==> flow/design.v <==
module TMDS_Encoder (
    input  wire       PixelClk,
    output reg  [9:0] pDataOutRaw,    
    input  wire [7:0] pDataOut,       
    input  wire       pC0,
    input  wire       pC1,
    input  wire       pVde
);
localparam [9:0] kCtlTkn0 = 10'b1101010100;
localparam [9:0] kCtlTkn1 = 10'b0010101011;
localparam [9:0] kCtlTkn2 = 10'b0101010100;
localparam [9:0] kCtlTkn3 = 10'b1010101011;
function [3:0] sum_bits8;
    input [7:0] u;
    integer i;
    begin
        sum_bits8 = 4'd0;
        for (i = 0; i < 8; i = i + 1)
            sum_bits8 = sum_bits8 + {3'b000, u[i]};
    end
endfunction
reg  [7:0] pDataOut_1;
reg  [3:0] n1d_1;
reg        pC0_1, pC1_1, pVde_1;
reg  [8:0] q_m_2;
reg  [3:0] n1q_m_2, n0q_m_2;
reg        pC0_2, pC1_2, pVde_2;
reg  signed [4:0] cnt_t_3;
wire [8:0] q_m_xor_1, q_m_xnor_1, q_m_1;
wire [3:0] n1q_m_1;
always @(posedge PixelClk) begin
    pVde_1     <= pVde;
    n1d_1      <= sum_bits8(pDataOut);
    pDataOut_1 <= pDataOut;
    pC0_1      <= pC0;
    pC1_1      <= pC1;
end
assign q_m_xor_1[0]  = pDataOut_1[0];
assign q_m_xnor_1[0] = pDataOut_1[0];
genvar gi;
generate
    for (gi = 1; gi < 8; gi = gi + 1) begin : encode
        assign q_m_xor_1[gi]  = q_m_xor_1[gi-1] ^ pDataOut_1[gi];
        assign q_m_xnor_1[gi] = ~(q_m_xnor_1[gi-1] ^ pDataOut_1[gi]);
    end
endgenerate
assign q_m_xor_1[8]  = 1'b1;
assign q_m_xnor_1[8] = 1'b0;
assign q_m_1 = (n1d_1 > 4'd4 || (n1d_1 == 4'd4 && pDataOut_1[0] == 1'b0)) ?
               q_m_xnor_1 : q_m_xor_1;
assign n1q_m_1 = sum_bits8(q_m_1[7:0]);
always @(posedge PixelClk) begin
    n1q_m_2 <= n1q_m_1;
    n0q_m_2 <= 4'd8 - n1q_m_1;
    q_m_2   <= q_m_1;
    pC0_2   <= pC0_1;
    pC1_2   <= pC1_1;
    pVde_2  <= pVde_1;
end
wire cond_balanced_2     = (cnt_t_3 == 5'sd0) || (n1q_m_2 == 4'd4);
wire cond_not_balanced_2 = (cnt_t_3 > 5'sd0 && n1q_m_2 > 4'd4) ||
                           (cnt_t_3 < 5'sd0 && n1q_m_2 < 4'd4);
wire [9:0] control_token_2 = (!pC1_2 && !pC0_2) ? kCtlTkn0 :
                             (!pC1_2 &&  pC0_2) ? kCtlTkn1 :
                             ( pC1_2 && !pC0_2) ? kCtlTkn2 :
                                                  kCtlTkn3;
wire [9:0] q_out_2 =
    !pVde_2                            ? control_token_2 :
    (cond_balanced_2 && !q_m_2[8])     ? {~q_m_2[8], q_m_2[8], ~q_m_2[7:0]} :
    (cond_balanced_2 &&  q_m_2[8])     ? {~q_m_2[8], q_m_2[8],  q_m_2[7:0]} :
    cond_not_balanced_2                ? {1'b1,      q_m_2[8], ~q_m_2[7:0]} :
                                         {1'b0,      q_m_2[8],  q_m_2[7:0]};
wire signed [4:0] dc_bias_2 = $signed({1'b0, n0q_m_2}) - $signed({1'b0, n1q_m_2});
wire signed [4:0] cnt_t_2 =
    !pVde_2                        ? 5'sd0 :
    (cond_balanced_2 && !q_m_2[8]) ? cnt_t_3 + dc_bias_2 :
    (cond_balanced_2 &&  q_m_2[8]) ? cnt_t_3 - dc_bias_2 :
    cond_not_balanced_2            ? cnt_t_3 + $signed({3'b000,  q_m_2[8], 1'b0}) + dc_bias_2 :
                                     cnt_t_3 - $signed({3'b000, ~q_m_2[8], 1'b0}) - dc_bias_2;
always @(posedge PixelClk) begin
    cnt_t_3     <= cnt_t_2;
    pDataOutRaw <= q_out_2;    
end
endmodule
module rgb2dvi (
    input  wire        PixelClk,
    input  wire [23:0] vid_pData,
    input  wire        vid_pVDE,
    input  wire        vid_pHSync,
    input  wire        vid_pVSync,
    output wire [9:0]  pDataOutRaw0,    
    output wire [9:0]  pDataOutRaw1,    
    output wire [9:0]  pDataOutRaw2     
);
TMDS_Encoder DataEncoder0 (
    .PixelClk(PixelClk), .pDataOutRaw(pDataOutRaw0),
    .pDataOut(vid_pData[15:8]), .pC0(vid_pHSync), .pC1(vid_pVSync), .pVde(vid_pVDE));
TMDS_Encoder DataEncoder1 (
    .PixelClk(PixelClk), .pDataOutRaw(pDataOutRaw1),
    .pDataOut(vid_pData[7:0]), .pC0(1'b0), .pC1(1'b0), .pVde(vid_pVDE));
TMDS_Encoder DataEncoder2 (
    .PixelClk(PixelClk), .pDataOutRaw(pDataOutRaw2),
    .pDataOut(vid_pData[23:16]), .pC0(1'b0), .pC1(1'b0), .pVde(vid_pVDE));
endmodule
# Step by step through the tools: rgb2dvi
# The steps from the RTL of rgb2dvi to its reports follow in flow order.
# Lines are those of the file above, counted from 1.
# Operators: Yosys type, input widths -> output width; for muxes data width and select width s.
# Cell names lack the library's common part.
# A cell with - has no value.
# setup
top	rgb2dvi
clock	PixelClk
cell_library	sky130hd
lib_corner	tt_025C_1v80

# Elaborated design
# Source: Yosys, flattened and elaborated, memories not mapped. Widths are those after wreduce; folded enables and synchronous resets count as part of the registers. Registers that Yosys merges into a memory's read port (data or address) are not register bits. Print and check cells do not count. Equal cells are merged and count once.
# word_totals
regBits	138
latchBits	0
ramBits	0
romBits	0
clocked_rd_ports_x_width	0
n_memories	0
input_bits	28
out_inout_bits	30
elab_cells	243
# classes
n_addsub	66
multipliers	0
div	0
compare	15
eq_ne	6
shift	0
mux	25
n_logic	69
reduce_and_logical	35
# op_table
cell	n
$add 4x1->4	36
$mux 10	13
$mux 5	9
$xor 1x1->1	39
$add 5x5->5	6
$sub 5x5->5	6
$not 1->1	27
$mux 9	3
$gt 4x3->1 const B	6
$eq 4x3->1 const B	6
$not 8->8	3
$logic_and 1x1->1	18
$sub 4x4->5	3
$gt 5x1->1 const B	3
$lt 5x1->1 const B	3
$add 5x3->5	3
$sub 5x3->5	3
$logic_not 5->1	3
$add 1x1->2	6
$lt 4x3->1 const B	3
$sub 4x4->4 const A	3
$logic_or 1x1->1	9
$logic_not 1->1	5

# Logic depth
# Depth = most cells in a row (Yosys ltp): at word level without a register or memory, in the mapped netlist without a sequential cell, where the memories' decode and read muxes count.
# depth
ltp_word	23
ABC_AREA	0
ltp_mapped	14

# After synthesis
# Source: synth_stat.txt of the flow (Yosys; design flattened, memories mapped). It holds for the ABC_AREA given above (unset counts as 0); a run with the other value may have another netlist.
# The area totals of this step are shown rounded.
# by_type
cell	n
dfxtp_1	135
ha_1	87
fa_1	36
inv_1	123
xnor2_1	47
xor2_1	41
nor2_1	39
a21oi_1	24
nand2_1	32
o21ai_0	21
xnor2_2	5
nor2b_1	12
xor2_2	4
nor3_1	12
o21a_1	8
xnor2_4	2
a21o_1	7
mux2i_1	5
# Other cell types: 41; their cells: 82.
# mapped
cells	722
mapped_area_mm2	0.00735
ffs	135
# The figures by module come from a second, unflattened synthesis with its own total; it is not the netlist above.
# unflattened
cells_unflattened	745
area_unflattened_mm2	0.00777
# Each row is one instance without its submodules.
# by_module
mod	instances	n_cells	area_mm2
TMDS_Encoder	3	248	0.00259
rgb2dvi	1	1	0.0000038

# Timing after synthesis
# Source: OpenSTA report_checks on the synthesized netlist (no wires, ideal clock, input and output delay 20% of the period each), path of least setup slack; recovery checks are left aside. Register names are those of the netlist, which keeps one name where synthesis merged equal registers.
# synth_path
path_type	register to register
from	reg DataEncoder1.pDataOut_1[0]
to	reg DataEncoder1.n0q_m_2[3]
period_ns	4.0
setup_time_ns	0.072
launch_ns	0.000
arrival_ns	3.730
t_required_ns	3.928
path_slack_ns	0.199
path_delay_ns	3.802
driving_pins	13
n_path_buf	0
synth_period_reached_ns	3.801
# "path_delay_ns" is the arrival time less input delay plus setup time.
# "driving_pins": output pins that drive a net of the path, with the launching flip-flop's if there is one; two outputs of one cell count as two.
# "synth_period_reached_ns" is the clock period less the worst setup slack; recovery checks do not enter. This is arithmetic on one report: input and output delays are still those of the set period (20% each).
# synth_between
path_cell_list	dfxtp_1 > nand2_1 > a21oi_1 > xnor2_1 > ha_1 > fa_1 > inv_1 > fa_1 > fa_1 > fa_1 > inv_1 > nor3_1 > xor2_1
cone_cells	32
cone_classes	add/sub: 8; mux: 1; logic: 21; reduce/logical: 2
# synth_lines
element	line	rtl
start, declared	22	reg  [7:0] pDataOut_1;
start, assigned	34	pDataOut_1 <= pDataOut;
end, assigned	54	n0q_m_2 <= 4'd8 - n1q_m_1;
end, declared	26	reg  [3:0] n1q_m_2, n0q_m_2;
# No chain of elaborated cells between the ends is given.
# Nets of the timed path that keep an RTL name, with a line that drives or declares them; the list need not be complete.
# synth_nets
signal	line	rtl
DataEncoder1.q_m_1[8]	49	assign q_m_1 = (n1d_1 > 4'd4 || (n1d_1 == 4'd4 && pDataOut_1[0] == 1'b0)) ?
DataEncoder1.q_m_1[1]	49
DataEncoder1.n1q_m_1[1]	19	sum_bits8 = sum_bits8 + {3'b000, u[i]};

# Worst path after layout
# From the final timing report of stored run 1: the path of least setup slack in the routed layout; clock arrival at registers is part of the times.
# layout_path
path_type	register to register
from	reg DataEncoder0.pDataOut_1[0]
to	reg DataEncoder0.n0q_m_2[3]
period_ns	6.28
setup_time_ns	0.07
launch_ns	0.41
arrival_ns	4.42
t_required_ns	6.61
path_slack_ns	2.20
driving_pins	13
n_path_buf	0
# layout_between
path_cell_list	dfxtp_1 > nand2_1 > a21oi_1 > xnor2_1 > ha_1 > fa_1 > inv_1 > fa_1 > fa_1 > fa_1 > inv_1 > nor3_1 > xor2_1
cone_cells	32
cone_classes	add/sub: 8; mux: 1; logic: 21; reduce/logical: 2
# layout_lines
element	line	rtl
start, declared	22	reg  [7:0] pDataOut_1;
start, assigned	34	pDataOut_1 <= pDataOut;
end, assigned	54	n0q_m_2 <= 4'd8 - n1q_m_1;
end, declared	26	reg  [3:0] n1q_m_2, n0q_m_2;
# No chain of elaborated cells between the ends is given.
# Nets of the timed path that keep an RTL name, with a line that drives or declares them; the list need not be complete.
# layout_nets
signal	line	rtl
DataEncoder0.q_m_1[8]	49	assign q_m_1 = (n1d_1 > 4'd4 || (n1d_1 == 4'd4 && pDataOut_1[0] == 1'b0)) ?
DataEncoder0.q_m_1[1]	49
DataEncoder0.n1q_m_1[1]	19	sum_bits8 = sum_bits8 + {3'b000, u[i]};

# Stored flow runs of rgb2dvi (4 of them; Yosys, OpenROAD, sky130hd). They differ in their settings and are not a sequence. Constraints: input delay and output delay 20% of the set period each, output load 0.01 pF.
# By "achieved_period_ns" is meant the clock period of the run minus its worst setup slack. This is arithmetic on one report: input and output delays are still those of the set period (20% each).
# "worst_path_time_ns": the worst setup path's part of the clock period (all of it between registers, 20% less for each end at a port) less its slack. A launch clock that arrives late makes it longer, a capture clock that arrives late makes it shorter.
# Measured values are rounded.
# A setting shown as n/a is not set for that run.
stored run	CORE_ASPECT_RATIO	CORE_UTILIZATION	CTS_CLUSTER_DIAMETER	GPL_TIMING_DRIVEN	HOLD_SLACK_MARGIN	MIN_ROUTING_LAYER	PLACE_DENSITY_LB_ADDON	SETUP_SLACK_MARGIN	SLEW_MARGIN	TNS_END_PERCENT	period_ns	CAP_MARGIN	CORE_MARGIN	MAX_ROUTING_LAYER	ABC_AREA	CELL_PAD_IN_SITES_GLOBAL_PLACEMENT	CTS_CLUSTER_SIZE	GPL_ROUTABILITY_DRIVEN	dieArea_mm2	layout_utilization_pct	fin_hold_ws_ns	timing.setup.tns_ns	finish.stdcell_area_mm2	worst_path_time_ns	path_kind	achieved_period_ns	synth_chip_area_mm2	setup_ws_ns
stored run 1	1.45	53	48	1	0.16	met1	0.18	1.84	5	20	6.28	20	2	n/a	n/a	n/a	n/a	n/a	0.0148	64.8	0.330	0.000	0.00873	4.08	register to register	4.082	0.00735	2.20
stored run 2	0.87	53	171	0	n/a	met2	n/a	n/a	0	5	2.51	20	9	met4	n/a	n/a	n/a	n/a	0.0184	69.7	0.325	-16.9	0.00931	3.52	register to register	3.519	0.00735	-1.01
stored run 3	0.82	40	131	n/a	n/a	met1	n/a	0.86	20	n/a	4.77	20	2	met4	1	2	39	0	0.0205	48.5	0.325	0.000	0.00929	3.70	register to register	3.698	0.00775	1.07
stored run 4	0.82	40	235	n/a	-0.04	met2	n/a	0.86	35	n/a	4.77	20	2	met4	1	2	17	0	0.0205	48.5	0.325	0.000	0.00929	3.69	register to register	3.692	0.00775	1.08
